==> flow/design.v <==
module seven_seg(en,in,seg);
input [3:0] in;
input en;
output [7:0] seg;
reg [7:0] seg;
always@(en or in)
begin
 if (!en) seg=8'b11111111;
 else case(in)
 4'd0: seg=8'b11000000;
 4'd1: seg=8'b11111001;
 4'd2: seg=8'b10100100;
 4'd3: seg=8'b10110000;
 4'd4: seg=8'b10011001;
 4'd5: seg=8'b10010010;
 4'd6: seg=8'b10000010;
 4'd7: seg=8'b11011000;
 4'd8: seg=8'b10000000;
 4'd9: seg=8'b10010000;
 default: seg=8'b11111111;
 endcase
 end
 endmodule 
module seven_seg_dot (en,in,seg);
input [3:0] in;
input en;
output [7:0] seg;
reg [7:0] seg;
always@(en or in)
begin
 if (!en) seg=8'b11111111;
 else case(in)
 4'd0: seg=8'b01000000;
 4'd1: seg=8'b01111001;
 4'd2: seg=8'b00100100;
 4'd3: seg=8'b00110000;
 4'd4: seg=8'b00011001;
 4'd5: seg=8'b00010010;
 4'd6: seg=8'b00000010;
 4'd7: seg=8'b01011000;
 4'd8: seg=8'b00000000;
 4'd9: seg=8'b00010000;
 default: seg=8'b11111111;
 endcase
 end
 endmodule 
module bcd_8421 (clk, rst, data, unit, ten, hun, thou, ten_thou, hun_thou);
input clk, rst;
input [19:0] data;
output [3:0] unit, ten, hun, thou, ten_thou, hun_thou;
reg [5:0]  cnt_shift;
reg [43:0] data_shift;  
reg        shift_sig;
reg [3:0]  unit, ten, hun, thou, ten_thou, hun_thou;
always@(posedge clk or posedge rst)
if (rst)
cnt_shift <= 5'd0;
else if (cnt_shift == 5'd21 && shift_sig == 1'b0)
cnt_shift <= 5'd0;
else if (shift_sig == 1'b0)
cnt_shift <= cnt_shift +1'b1;
else 
cnt_shift <= cnt_shift;
always@(posedge clk or posedge rst)
if (rst)
data_shift <= 44'b0;
else if (cnt_shift == 5'd0 && shift_sig == 1'b0)
data_shift <= {24'd0, data};
else if ((cnt_shift <= 5'd20) && (shift_sig == 1'b1))
begin
data_shift[23:20] <= (data_shift[23:20] > 4'b0100)?(data_shift[23:20] + 4'b0011):(data_shift[23:20]);
data_shift[27:24] <= (data_shift[27:24] > 4'b0100)?(data_shift[27:24] + 4'b0011):(data_shift[27:24]);
data_shift[31:28] <= (data_shift[31:28] > 4'b0100)?(data_shift[31:28] + 4'b0011):(data_shift[31:28]);
data_shift[35:32] <= (data_shift[35:32] > 4'b0100)?(data_shift[35:32] + 4'b0011):(data_shift[35:32]);
data_shift[39:36] <= (data_shift[39:36] > 4'b0100)?(data_shift[39:36] + 4'b0011):(data_shift[39:36]);
data_shift[43:40] <= (data_shift[43:40] > 4'b0100)?(data_shift[43:40] + 4'b0011):(data_shift[43:40]);
end
else if ((cnt_shift <= 5'd20) && (shift_sig == 1'b0))
data_shift <= data_shift << 1;
else 
data_shift <= data_shift;
always@(posedge clk or posedge rst)
if(rst == 1'b1)
shift_sig <= 1'b1;
else 
shift_sig <= ~shift_sig;
always@(posedge clk or posedge rst)
if(rst)
begin
unit <= 4'd0;
ten  <= 4'd0;
hun  <= 4'd0;
thou <= 4'd0;
ten_thou <= 4'd0;
hun_thou <= 4'd0;
end
else if (cnt_shift == 5'd21)
begin
 unit  <= data_shift[23:20];
 ten   <= data_shift[27:24];
 hun   <= data_shift[31:28];
 thou  <= data_shift[35:32];
 ten_thou <= data_shift[39:36];
 hun_thou <= data_shift[43:40];
 end
 endmodule
module adc_3008(clk, rst, cs, mosi, sck, miso, start, seg0, seg1, seg2, seg3, seg4, seg5); 
input clk, rst;
input miso;
input start;
output reg cs;
output reg mosi, sck;
output [7:0] seg0, seg1, seg2, seg3, seg4, seg5;
reg [2:0] state;     
reg [7:0] cnt_clk;   
reg [4:0] cnt_sck;   
reg [3:0] cnt_bit;   
reg [2:0] cnt_byte; 
reg rd_sig;          
reg [10:0] data_reg; 
reg [9:0] data_out;  
reg send_data_sig;   
reg [31:0] cnt;      
reg start_sig;       
wire [3:0] unit;
wire [3:0] ten; 
wire [3:0] hun; 
wire [3:0] thou; 
wire [3:0] ten_thou;
wire [3:0] hun_thou;
wire [19:0] data_bcd;
wire [19:0] data_bcd_vol;
assign data_bcd = {10'b0, data_out};
assign data_bcd_vol = (data_bcd*20'd479)/20'd1023;
parameter [2:0] INTIAL = 3'd0,
                WAIT_START = 3'd1,
                WRITE = 3'd2,
		READ = 3'd3,
		WAIT_END = 3'd4,
		END = 3'd5;
parameter WR_IN = 11'b000001_10010;
parameter cnt_clk_max = 8'd219;
parameter cnt_max = 32'd1_999;
always@(posedge clk or posedge rst)
if (rst)
cnt <= 32'd0;
else if (cnt == cnt_max)
cnt <= 32'd0;
else if (start == 1'b1)
cnt <= cnt + 1'b1;
always@(posedge clk or posedge rst)
if (rst)
start_sig <= 1'b0;
else if (start == 1'b1 && cnt == cnt_max)  
start_sig <= 1'b1;
else 
start_sig <= 1'b0;
always@(posedge clk or posedge rst)
if (rst)
state <= INTIAL;
else 
case(state)
INTIAL: if (start_sig == 1'b1)
        state <= WAIT_START;
		  else 
		  state <= INTIAL;
WAIT_START: if (cnt_byte == 3'd0 && cnt_clk == cnt_clk_max)
            state <= WRITE;
            else 
            state <= WAIT_START;			
WRITE: if (cnt_byte == 3'd1 && cnt_clk == cnt_clk_max)
       state <= READ;
	   else 
	   state <= WRITE;
READ: if (cnt_byte == 3'd2 && cnt_clk == cnt_clk_max)
      state <= WAIT_END;
      else 
      state <= READ;	  
WAIT_END: if (cnt_byte == 3'd3 && cnt_clk == cnt_clk_max)
          state <= END;
		    else 
		    state <= WAIT_END;
END: if (cnt_byte == 3'd4 && cnt_clk == cnt_clk_max)
     state <= INTIAL;
     else 
     state <= END;
default: state <= INTIAL;
endcase
always@(posedge clk or posedge rst)
if (rst)
cnt_clk <= 8'd0;
else if (state == INTIAL)
cnt_clk <= 8'd0;
else if (cnt_clk == cnt_clk_max) 
cnt_clk <= 8'd0;
else if (state != INTIAL)
cnt_clk <= cnt_clk + 1'b1;
always@(posedge clk or posedge rst)
if (rst)
cnt_byte <= 3'd0;
else if (cnt_byte == 3'd4 && cnt_clk == cnt_clk_max)
cnt_byte <= 3'd0;
else if (cnt_clk == cnt_clk_max)
cnt_byte <= cnt_byte + 1'b1;
always@(posedge clk or posedge rst)
if (rst)
cnt_sck <= 5'd0;
else if (state == WRITE && cnt_byte == 3'd1 && cnt_sck == 5'd19)
cnt_sck <= 5'd0;
else if (state ==READ && cnt_byte == 3'd2 && cnt_sck == 5'd19)
cnt_sck <= 5'd0;
else if (state == WRITE && cnt_byte == 3'd1)
cnt_sck <= cnt_sck + 1'b1;
else if (state ==READ && cnt_byte == 3'd2)
cnt_sck <= cnt_sck + 1'b1;
else 
cnt_sck <= 1'b0;
always@(posedge clk or posedge rst)
if (rst)
sck <= 1'b0;
else if (cnt_sck == 5'd0 && cnt_byte == 3'd3)
sck <= 1'b0;
else if (cnt_sck == 5'd0 && cnt_byte == 3'd1 && cnt_bit >= 4'd5)
sck <= 1'b0;
else if (cnt_sck == 5'd10 && cnt_byte == 3'd1 && cnt_bit >= 4'd5)
sck <= 1'b1;
else if (cnt_sck == 5'd0 && cnt_byte == 3'd2)
sck <= 1'b0;
else if (cnt_sck == 5'd10 && cnt_byte == 3'd2)
sck <= 1'b1;
else 
sck <= sck;
always@(posedge clk or posedge rst)
if (rst)
cnt_bit <= 4'd0;
else if (cnt_bit == 4'd10 && cnt_sck == 5'd10)
cnt_bit <= 4'd0;
else if (cnt_sck == 5'd10)
cnt_bit <= cnt_bit + 1'b1;
always@(posedge clk or posedge rst)
if (rst)
cs <= 1'b1;
else if (start_sig == 1'b1)
cs <= 1'b0;
else if (cnt_byte == 3'd3 && cnt_clk == cnt_clk_max && state == WAIT_END)
cs <= 1'b1;
always@(posedge clk or posedge rst)
if (rst)
mosi <= 1'b0;
else if (state == WRITE && cnt_byte == 4'd1 && cnt_sck == 5'd0)
mosi <= WR_IN[10-cnt_bit];
else if (state != WRITE)
mosi <= 1'b0;
always@(posedge clk or posedge rst)
if (rst)
rd_sig <= 1'b0;
else if (state == READ && cnt_byte == 4'd2 && cnt_sck == 5'd9)
rd_sig <= 1'b1;
else 
rd_sig <= 1'b0;
always@(posedge clk or posedge rst)
if (rst)
data_reg <= 11'd0;
else if (rd_sig == 1'b1)
data_reg <= {data_reg[9:0], miso};
always@(posedge clk or posedge rst)
if (rst)
send_data_sig <= 1'b0;
else if (cnt_byte == 4'd2 && cnt_clk == cnt_clk_max)
send_data_sig <= 1'b1;
else 
send_data_sig <= 1'b0;
always@(posedge clk or posedge rst)
if (rst)
data_out <= 10'd0;
else if (send_data_sig == 1'b1)
data_out <= data_reg[9:0];
else 
data_out <= data_out;
bcd_8421 bcd_8421_inst(
.clk(clk), 
.rst(rst), 
.data(data_bcd_vol), 
.unit(unit), 
.ten(ten), 
.hun(hun), 
.thou(thou), 
.ten_thou(ten_thou), 
.hun_thou(hun_thou)
);
seven_seg s0(
.en(1'b1),
.in(unit), 
.seg(seg0));
seven_seg s1(
.en(1'b1),
.in(ten), 
.seg(seg1));
seven_seg_dot s2(
.en(1'b1),
.in(hun), 
.seg(seg2));
seven_seg s3(
.en(1'b1),
.in(thou), 
.seg(seg3));
seven_seg s4(
.en(1'b1),
.in(ten_thou), 
.seg(seg4));
seven_seg s5(
.en(1'b1),
.in(hun_thou), 
.seg(seg5));
endmodule
Subject: tool reports on adc_3008

Hi,

From RTL to reports: adc_3008
Module adc_3008 before and after one edit of its RTL, step after step.
"unedited" refers to lines of the RTL above, "edited" to lines of the edited file.
"difference" is "edited" less "unedited", of the values as shown; "relative change" is that difference over "unedited", in percent.
Operators: Yosys type, input widths -> output width; for muxes data width and select width s.
A cell with -- has no value.
- top module: adc_3008
- clock: clk
- cell library: sky130hd
- corner: tt_025C_1v80

Edit of the RTL
Unified diff, file above to edited file.
This change comes from a script, not from a designer. The edited design behaves differently; no optimisation was intended.
begin of diff
@@ -132,5 +132,5 @@
 wire [19:0] data_bcd_vol;
 assign data_bcd = {10'b0, data_out};
-assign data_bcd_vol = (data_bcd*20'd479)/20'd1023;
+assign data_bcd_vol = (data_bcd^20'd479)/20'd1023;
 parameter [2:0] INTIAL = 3'd0,
                 WAIT_START = 3'd1,
end of diff

After elaboration
Counts by Yosys on the flattened word-level netlist (proc, flatten, opt, wreduce; memories kept). Register bits leave out memories and registers merged into their read ports (data or address). Print and check cells are left out. Cells with the same type and inputs are merged into one.
Yosys's memory passes give these memory sizes; they may raise the number of words (mostly to a power of two), join words into wider ones and drop unused or constant bits.
- bit counts (element ; unedited ; edited ; difference ; relative change (%)):
    bits in registers ; 156 ; 156 ; 0 ; 0.00
    bits in latches ; 0 ; 0 ; 0 ; --
    bits in writable memories ; 0 ; 0 ; 0 ; --
    bits in read-only memories ; 688 ; 688 ; 0 ; 0.00
    word width x clocked read ports ; 0 ; 0 ; 0 ; --
    memory cells ; 6 ; 6 ; 0 ; 0.00
    bits of input ports ; 4 ; 4 ; 0 ; 0.00
    output and inout bits ; 51 ; 51 ; 0 ; 0.00
    elaborated cells ; 192 ; 192 ; 0 ; 0.00
- memory list (element ; unedited ; edited):
    words x width with read and write ports ; 16x8 r1 w0; 16x7 r1 w0; 16x7 r1 w0; 16x7 r1 w0; 16x7 r1 w0; 16x7 r1 w0 ; 16x8 r1 w0; 16x7 r1 w0; 16x7 r1 w0; 16x7 r1 w0; 16x7 r1 w0; 16x7 r1 w0
- cells by class (element ; unedited ; edited ; difference ; relative change (%)):
    add/subtract/negate cells ; 13 ; 13 ; 0 ; 0.00
    $mul ; 1 ; 0 ; -1 ; -100.00
    div/mod/pow operators ; 1 ; 1 ; 0 ; 0.00
    magnitude comparators ; 8 ; 8 ; 0 ; 0.00
    equality and inequality tests ; 25 ; 25 ; 0 ; 0.00
    shift-type cells ; 1 ; 1 ; 0 ; 0.00
    muxes and demuxes ; 61 ; 61 ; 0 ; 0.00
    bitwise logic cells ; 1 ; 2 ; +1 ; +100.00
    reduce/logical cells ; 46 ; 46 ; 0 ; 0.00
- operator list (cell ; unedited ; edited ; difference ; relative change (%)):
    $div 20x10->20 const B ; 1 ; 0 ; -1 ; -100.00
    $mul 10x9->19 const B ; 1 ; 0 ; -1 ; -100.00
    $div 10x10->20 const B ; 0 ; 1 ; +1 ; --
    $not 8->8 ; 0 ; 1 ; +1 ; --
Unchanged operator kinds not shown: 43.

Depth
Yosys ltp: most cells in a row. Word level: on the elaborated netlist, between registers, memories and ports. Mapped: between sequential cells and ports; inverters and the memories' decode and read muxes count.
- logic depth (element ; unedited ; edited ; difference ; relative change (%)):
    depth after elaboration ; 7 ; 7 ; 0 ; 0.00
    ABC_AREA ; 0 ; 0 ; -- ; --
    depth in mapped cells ; 48 ; 9 ; -39 ; -81.25
    mapped depth without buffers ; 42 ; 7 ; -35 ; -83.33

After synthesis
The flow's flattened synthesis, as Yosys stat reports it; memories are mapped. The netlist is that of the ABC_AREA named above (0 if unset); the other value can give another one.
- synthesis totals (element ; unedited ; edited ; difference ; relative change (%)):
    mapped cells ; 1615 ; 947 ; -668 ; -41.36
    chip area (Yosys) (µm²) ; 13793.2 ; 8615.8 ; -5177.4 ; -37.54
    area of sequential cells (µm²) ; 3906.2 ; 3906.2 ; 0.0 ; 0.00
    flip-flop cells ; 156 ; 156 ; 0 ; 0.00
    buffer cells ; 74 ; 47 ; -27 ; -36.49
- cell types (type ; unedited ; edited ; difference ; relative change (%)):
    sky130_fd_sc_hd__inv_1 ; 131 ; 64 ; -67 ; -51.15
    sky130_fd_sc_hd__nor2_1 ; 138 ; 84 ; -54 ; -39.13
    sky130_fd_sc_hd__ha_1 ; 103 ; 54 ; -49 ; -47.57
    sky130_fd_sc_hd__a21oi_1 ; 109 ; 66 ; -43 ; -39.45
    sky130_fd_sc_hd__fa_1 ; 39 ; 0 ; -39 ; -100.00
    sky130_fd_sc_hd__nand2_1 ; 142 ; 116 ; -26 ; -18.31
    sky130_fd_sc_hd__nor3_1 ; 39 ; 13 ; -26 ; -66.67
    sky130_fd_sc_hd__nand3_1 ; 56 ; 33 ; -23 ; -41.07
    sky130_fd_sc_hd__clkbuf_1 ; 50 ; 27 ; -23 ; -46.00
    sky130_fd_sc_hd__and2_1 ; 26 ; 3 ; -23 ; -88.46
    sky130_fd_sc_hd__nand4_1 ; 31 ; 15 ; -16 ; -51.61
    sky130_fd_sc_hd__xnor2_1 ; 39 ; 24 ; -15 ; -38.46
    sky130_fd_sc_hd__a31oi_1 ; 16 ; 1 ; -15 ; -93.75
    sky130_fd_sc_hd__o31ai_1 ; 23 ; 9 ; -14 ; -60.87
    sky130_fd_sc_hd__o211ai_1 ; 17 ; 3 ; -14 ; -82.35
    sky130_fd_sc_hd__o21ai_0 ; 112 ; 100 ; -12 ; -10.71
    sky130_fd_sc_hd__xor2_1 ; 32 ; 21 ; -11 ; -34.38
    sky130_fd_sc_hd__a21o_1 ; 14 ; 4 ; -10 ; -71.43
Unchanged cell types not shown: 10.
Not every row of either side is listed.
By module: a second synthesis without flattening, with its own total; a netlist apart from the flattened one above.
- second synthesis, totals (element ; unedited ; edited ; difference ; relative change (%)):
    cells (unflattened synthesis) ; 1678 ; 956 ; -722 ; -43.03
    area (unflattened synthesis) (µm²) ; 14418.8 ; 9265.1 ; -5153.7 ; -35.74
Each row is one instance without its submodules.
- modules, unedited (module ; instances ; cells ; area (µm²) ; sequential area (µm²)):
    adc_3008 ; 1 ; 1088 ; 9166.3 ; 2028.2
    bcd_8421 ; 1 ; 384 ; 3888.7 ; 1878.1
    seven_seg ; 5 ; 34 ; 226.5 ; 0.0
    seven_seg_dot ; 1 ; 36 ; 231.5 ; 0.0
- modules, edited (module ; instances ; cells ; area (µm²) ; sequential area (µm²)):
    adc_3008 ; 1 ; 366 ; 4012.6 ; 2028.2
    bcd_8421 ; 1 ; 384 ; 3888.7 ; 1878.1
    seven_seg ; 5 ; 34 ; 226.5 ; 0.0
    seven_seg_dot ; 1 ; 36 ; 231.5 ; 0.0

Path before layout
Path of least setup slack by OpenSTA after synthesis, without wires, with an ideal clock, recovery checks aside; 20% of the period is set as input and as output delay. Where synthesis merged equal registers, the netlist keeps one of their names.
- timing path post-synthesis (element ; unedited ; edited ; difference ; relative change (%)):
    path kind ; reg2reg ; in2reg ; -- ; --
    start point ; register data_out[2] ; input start ; -- ; --
    end point ; register bcd_8421_inst.data_shift[0] ; register cnt[21] ; -- ; --
    clock period (ns) ; 20.0 ; 20.0 ; 0.0 ; 0.00
    external input delay (ns) ; -- ; 4.000 ; -- ; --
    setup time (ns) ; 0.086 ; 0.079 ; -0.007 ; --
    time at the first pin (ns) ; 0.000 ; 4.000 ; +4.000 ; --
    arrival (ns) ; 10.721 ; 5.102 ; -5.619 ; -52.41
    required time (ns) ; 19.914 ; 19.921 ; +0.007 ; +0.04
    slack (ns) ; 9.192 ; 14.819 ; +5.627 ; --
    delay of the path (ns) ; 10.807 ; 1.181 ; -9.626 ; -89.07
    stages ; 45 ; 7 ; -38 ; -84.44
    buffers on the path ; 4 ; 2 ; -2 ; -50.00
    period reached after synthesis (ns) ; 10.808 ; 5.181 ; -5.627 ; -52.06
"delay of the path" is the arrival time less input delay plus setup time.
"stages" counts driving pins, that of a launching flip-flop among them; a cell with two outputs on the path counts twice.
"period reached after synthesis" = period - worst setup slack (recovery checks aside). The figure is calculated, with input and output delays left at 20% of the set period.
Between the ends stands the longest chain of elaborated cells between them, by number of cells; it is not shown to be the way that was timed. Of several equally long chains one is given.
Each line given opens the expression or statement behind the cell; cells for indexed reads and writes are added by Yosys, which also makes memories of some case tables.
At most two assigning lines are given for a register; there are more.
Between the ends, post-synthesis, unedited:
- cell sequence: sky130_fd_sc_hd__dfrtp_1 sky130_fd_sc_hd__inv_1 sky130_fd_sc_hd__fa_1 sky130_fd_sc_hd__inv_1 sky130_fd_sc_hd__fa_1 sky130_fd_sc_hd__fa_1 sky130_fd_sc_hd__inv_1 sky130_fd_sc_hd__fa_1 sky130_fd_sc_hd__inv_1 sky130_fd_sc_hd__ha_1 sky130_fd_sc_hd__buf_2 sky130_fd_sc_hd__a21oi_2 sky130_fd_sc_hd__o21ai_1 sky130_fd_sc_hd__and3_1 sky130_fd_sc_hd__or3b_1 sky130_fd_sc_hd__and3_1 sky130_fd_sc_hd__buf_4 sky130_fd_sc_hd__a2111o_1 (+9 left out) sky130_fd_sc_hd__nand4_2 sky130_fd_sc_hd__buf_6 sky130_fd_sc_hd__o32ai_2 sky130_fd_sc_hd__a21o_1 sky130_fd_sc_hd__or3_4 sky130_fd_sc_hd__nor2_1 sky130_fd_sc_hd__nor2_1 sky130_fd_sc_hd__xnor2_1 sky130_fd_sc_hd__ha_1 sky130_fd_sc_hd__inv_1 sky130_fd_sc_hd__or3_1 sky130_fd_sc_hd__o31a_1 sky130_fd_sc_hd__a211o_1 sky130_fd_sc_hd__or2_1 sky130_fd_sc_hd__a311oi_1 sky130_fd_sc_hd__nand2_1 sky130_fd_sc_hd__a221o_1 sky130_fd_sc_hd__o221ai_2
- cells in the longest elaborated chain: 3
- elaborated cells on any way between the ends: 3
- source lines of those cells at 2
- classes of those cells: mul: 1; div: 1; mux: 1
- RTL lines, path post-synthesis, unedited (element ; line ; source):
    start, declared ; 121 ; reg [9:0] data_out;
    start, assigned ; 277 ; data_out <= data_reg[9:0];
    start, assigned ; 279 ; data_out <= data_out;
    $mul 10x9->19 ; 134 ; assign data_bcd_vol = (data_bcd*20'd479)/20'd1023;
    $div 20x10->20 ; 134 ;
    $mux 20 ; 67 ; else if (cnt_shift == 5'd0 && shift_sig == 1'b0)
    end, assigned ; 68 ; data_shift <= {24'd0, data};
    end, assigned ; 79 ; data_shift <= data_shift << 1;
    end, declared ; 52 ; reg [43:0] data_shift;
Between the ends, post-synthesis, edited:
- cell sequence: sky130_fd_sc_hd__buf_2 sky130_fd_sc_hd__and3_1 sky130_fd_sc_hd__and3_1 sky130_fd_sc_hd__buf_2 sky130_fd_sc_hd__nand3_2 sky130_fd_sc_hd__nor3_1 sky130_fd_sc_hd__xor2_1
- cells in the longest elaborated chain: 2
- elaborated cells on any way between the ends: 3
- source lines of those cells at 2
- classes of those cells: mux: 2; reduce/logical: 1
- RTL lines, path post-synthesis, edited (element ; line ; source):
    start, declared ; 110 ; input start;
    $mux 32 ; 149 ; else if (start == 1'b1)
    $mux 32 ; 147 ; else if (cnt == cnt_max)
    end, assigned ; 146 ; cnt <= 32'd0;
    end, assigned ; 150 ; cnt <= cnt + 1'b1;
    end, declared ; 123 ; reg [31:0] cnt;

Timing after layout
Path of least setup slack in the final report of the runs of pair A (OpenROAD, finished layout, wires in). Where an end is a register, its clock arrival counts in the times.
- timing path post-layout (element ; unedited ; edited ; difference ; relative change (%)):
    path kind ; reg2reg ; reg2out ; -- ; --
    start point ; register data_out[0] ; register bcd_8421_inst.ten[1] ; -- ; --
    end point ; register bcd_8421_inst.data_shift[0] ; output seg1[4] ; -- ; --
    clock period (ns) ; 12.6 ; 12.6 ; 0.0 ; 0.00
    output delay (ns) ; -- ; 2.52 ; -- ; --
    setup time (ns) ; 0.08 ; -- ; -- ; --
    time at the first pin (ns) ; 0.42 ; 0.43 ; +0.01 ; +2.38
    arrival (ns) ; 12.25 ; 2.11 ; -10.14 ; -82.78
    required time (ns) ; 12.94 ; 10.08 ; -2.86 ; -22.10
    slack (ns) ; 0.69 ; 7.97 ; +7.28 ; --
    stages ; 42 ; 7 ; -35 ; -83.33
    buffers on the path ; 0 ; 1 ; +1 ; --
Between the ends stands the longest chain of elaborated cells between them, by number of cells; it is not shown to be the way that was timed. Of several equally long chains one is given.
The chain passes a memory read, where the word-level depth is cut; so it can be longer than that depth.
At most two assigning lines are given for a register; there are more.
Between the ends, post-layout, unedited:
- cell sequence: sky130_fd_sc_hd__dfrtp_1 sky130_fd_sc_hd__fa_1 sky130_fd_sc_hd__inv_1 sky130_fd_sc_hd__fa_1 sky130_fd_sc_hd__inv_1 sky130_fd_sc_hd__fa_1 sky130_fd_sc_hd__inv_1 sky130_fd_sc_hd__fa_1 sky130_fd_sc_hd__inv_1 sky130_fd_sc_hd__ha_1 sky130_fd_sc_hd__o211ai_2 sky130_fd_sc_hd__o21ai_4 sky130_fd_sc_hd__a311o_1 sky130_fd_sc_hd__and4_1 sky130_fd_sc_hd__nand4_1 sky130_fd_sc_hd__o31a_1 sky130_fd_sc_hd__nor2_2 sky130_fd_sc_hd__nor2_1 (+6 left out) sky130_fd_sc_hd__nor2_1 sky130_fd_sc_hd__a31oi_4 sky130_fd_sc_hd__o32ai_2 sky130_fd_sc_hd__a21o_1 sky130_fd_sc_hd__or3_4 sky130_fd_sc_hd__nor2_1 sky130_fd_sc_hd__nor2_1 sky130_fd_sc_hd__xnor2_1 sky130_fd_sc_hd__ha_1 sky130_fd_sc_hd__inv_1 sky130_fd_sc_hd__or3_1 sky130_fd_sc_hd__o31a_1 sky130_fd_sc_hd__a211o_1 sky130_fd_sc_hd__or2_1 sky130_fd_sc_hd__a311oi_1 sky130_fd_sc_hd__nand2_1 sky130_fd_sc_hd__a221o_1 sky130_fd_sc_hd__o221ai_2
- cells in the longest elaborated chain: 3
- elaborated cells on any way between the ends: 3
- source lines of those cells at 2
- classes of those cells: mul: 1; div: 1; mux: 1
- RTL lines, path post-layout, unedited (element ; line ; source):
    start, declared ; 121 ; reg [9:0] data_out;
    start, assigned ; 277 ; data_out <= data_reg[9:0];
    start, assigned ; 279 ; data_out <= data_out;
    $mul 10x9->19 ; 134 ; assign data_bcd_vol = (data_bcd*20'd479)/20'd1023;
    $div 20x10->20 ; 134 ;
    $mux 20 ; 67 ; else if (cnt_shift == 5'd0 && shift_sig == 1'b0)
    end, assigned ; 68 ; data_shift <= {24'd0, data};
    end, assigned ; 79 ; data_shift <= data_shift << 1;
    end, declared ; 52 ; reg [43:0] data_shift;
Between the ends, post-layout, edited:
- cell sequence: sky130_fd_sc_hd__dfrtp_1 sky130_fd_sc_hd__inv_1 sky130_fd_sc_hd__ha_1 sky130_fd_sc_hd__a21oi_1 sky130_fd_sc_hd__nor2_1 sky130_fd_sc_hd__a21oi_1 sky130_fd_sc_hd__clkdlybuf4s50_1
- cells in the longest elaborated chain: 1
- elaborated cells on any way between the ends: 1
- source lines of those cells at 1
- classes of those cells: memory: 1
- RTL lines, path post-layout, edited (element ; line ; source):
    start, declared ; 50 ; output [3:0] unit, ten, hun, thou, ten_thou, hun_thou;
    start, assigned ; 91 ; ten  <= 4'd0;
    start, assigned ; 100 ; ten   <= data_shift[27:24];
    $mem_v2 16x7 ; 9 ; else case(in)
    end, declared ; 113 ; output [7:0] seg0, seg1, seg2, seg3, seg4, seg5;

Measured runs
Runs of the flow (Yosys, OpenROAD) on both versions; the two runs of a pair have the same settings. The constraints put input and output delay at 20% of the set period each and load the outputs with 0.01 pF.
Flow settings, pair A:
- noted CORE_UTILIZATION: 40
- period_ns: 12.6
- noted CAP_MARGIN: 20
- CORE_MARGIN: 2
- SLEW_MARGIN at 20
- measured results, pair A (element ; unedited ; edited ; difference ; relative change (%)):
    synthesized cell area (µm²) ; 13793.2 ; 8615.8 ; -5177.4 ; -37.54
    die area (µm²) ; 35984.2 ; 22730.1 ; -13254.1 ; -36.83
    std-cell area (final layout) (µm²) ; 15283.4 ; 9903.2 ; -5380.2 ; -35.20
    worst setup slack after layout (ns) ; 0.691 ; 7.971 ; +7.280 ; --
    final worst hold slack (ns) ; 0.388 ; 0.407 ; +0.019 ; --
    overall power (W) ; 0.001088 ; 0.001089 ; +0.000001 ; +0.09
    clock period reached (ns) ; 11.909 ; 4.629 ; -7.280 ; -61.13
Flow settings, pair B:
- noted CAP_MARGIN: 0
- CELL_PAD_IN_SITES_DETAIL_PLACEMENT at 0
- CELL_PAD_IN_SITES_GLOBAL_PLACEMENT: 2
- CORE_ASPECT_RATIO: 1.85
- noted CORE_UTILIZATION: 31
- CTS_CLUSTER_SIZE at 10
- MAX_ROUTING_LAYER: met5
- PLACE_DENSITY_LB_ADDON at 0.15
- SLEW_MARGIN at 35
- TNS_END_PERCENT at 95
- period_ns: 16.0
- CORE_MARGIN: 2
- measured results, pair B (element ; unedited ; edited ; difference ; relative change (%)):
    synthesized cell area (µm²) ; 13793.2 ; 8615.8 ; -5177.4 ; -37.54
    die area (µm²) ; 46278.6 ; 29206.0 ; -17072.6 ; -36.89
    std-cell area (final layout) (µm²) ; 15363.5 ; 10037.1 ; -5326.4 ; -34.67
    worst setup slack after layout (ns) ; 3.514 ; 10.648 ; +7.134 ; --
    final worst hold slack (ns) ; 0.441 ; 0.418 ; -0.023 ; --
    overall power (W) ; 0.0008606 ; 0.0008829 ; +0.0000223 ; +2.59
    clock period reached (ns) ; 12.486 ; 5.352 ; -7.134 ; -57.14
"clock period reached" = clock period - worst setup slack. The figure is calculated, with input and output delays left at 20% of the set period.
"overall power" rests on the timing tool's default activity at the inputs, not on a simulated workload.

Regards
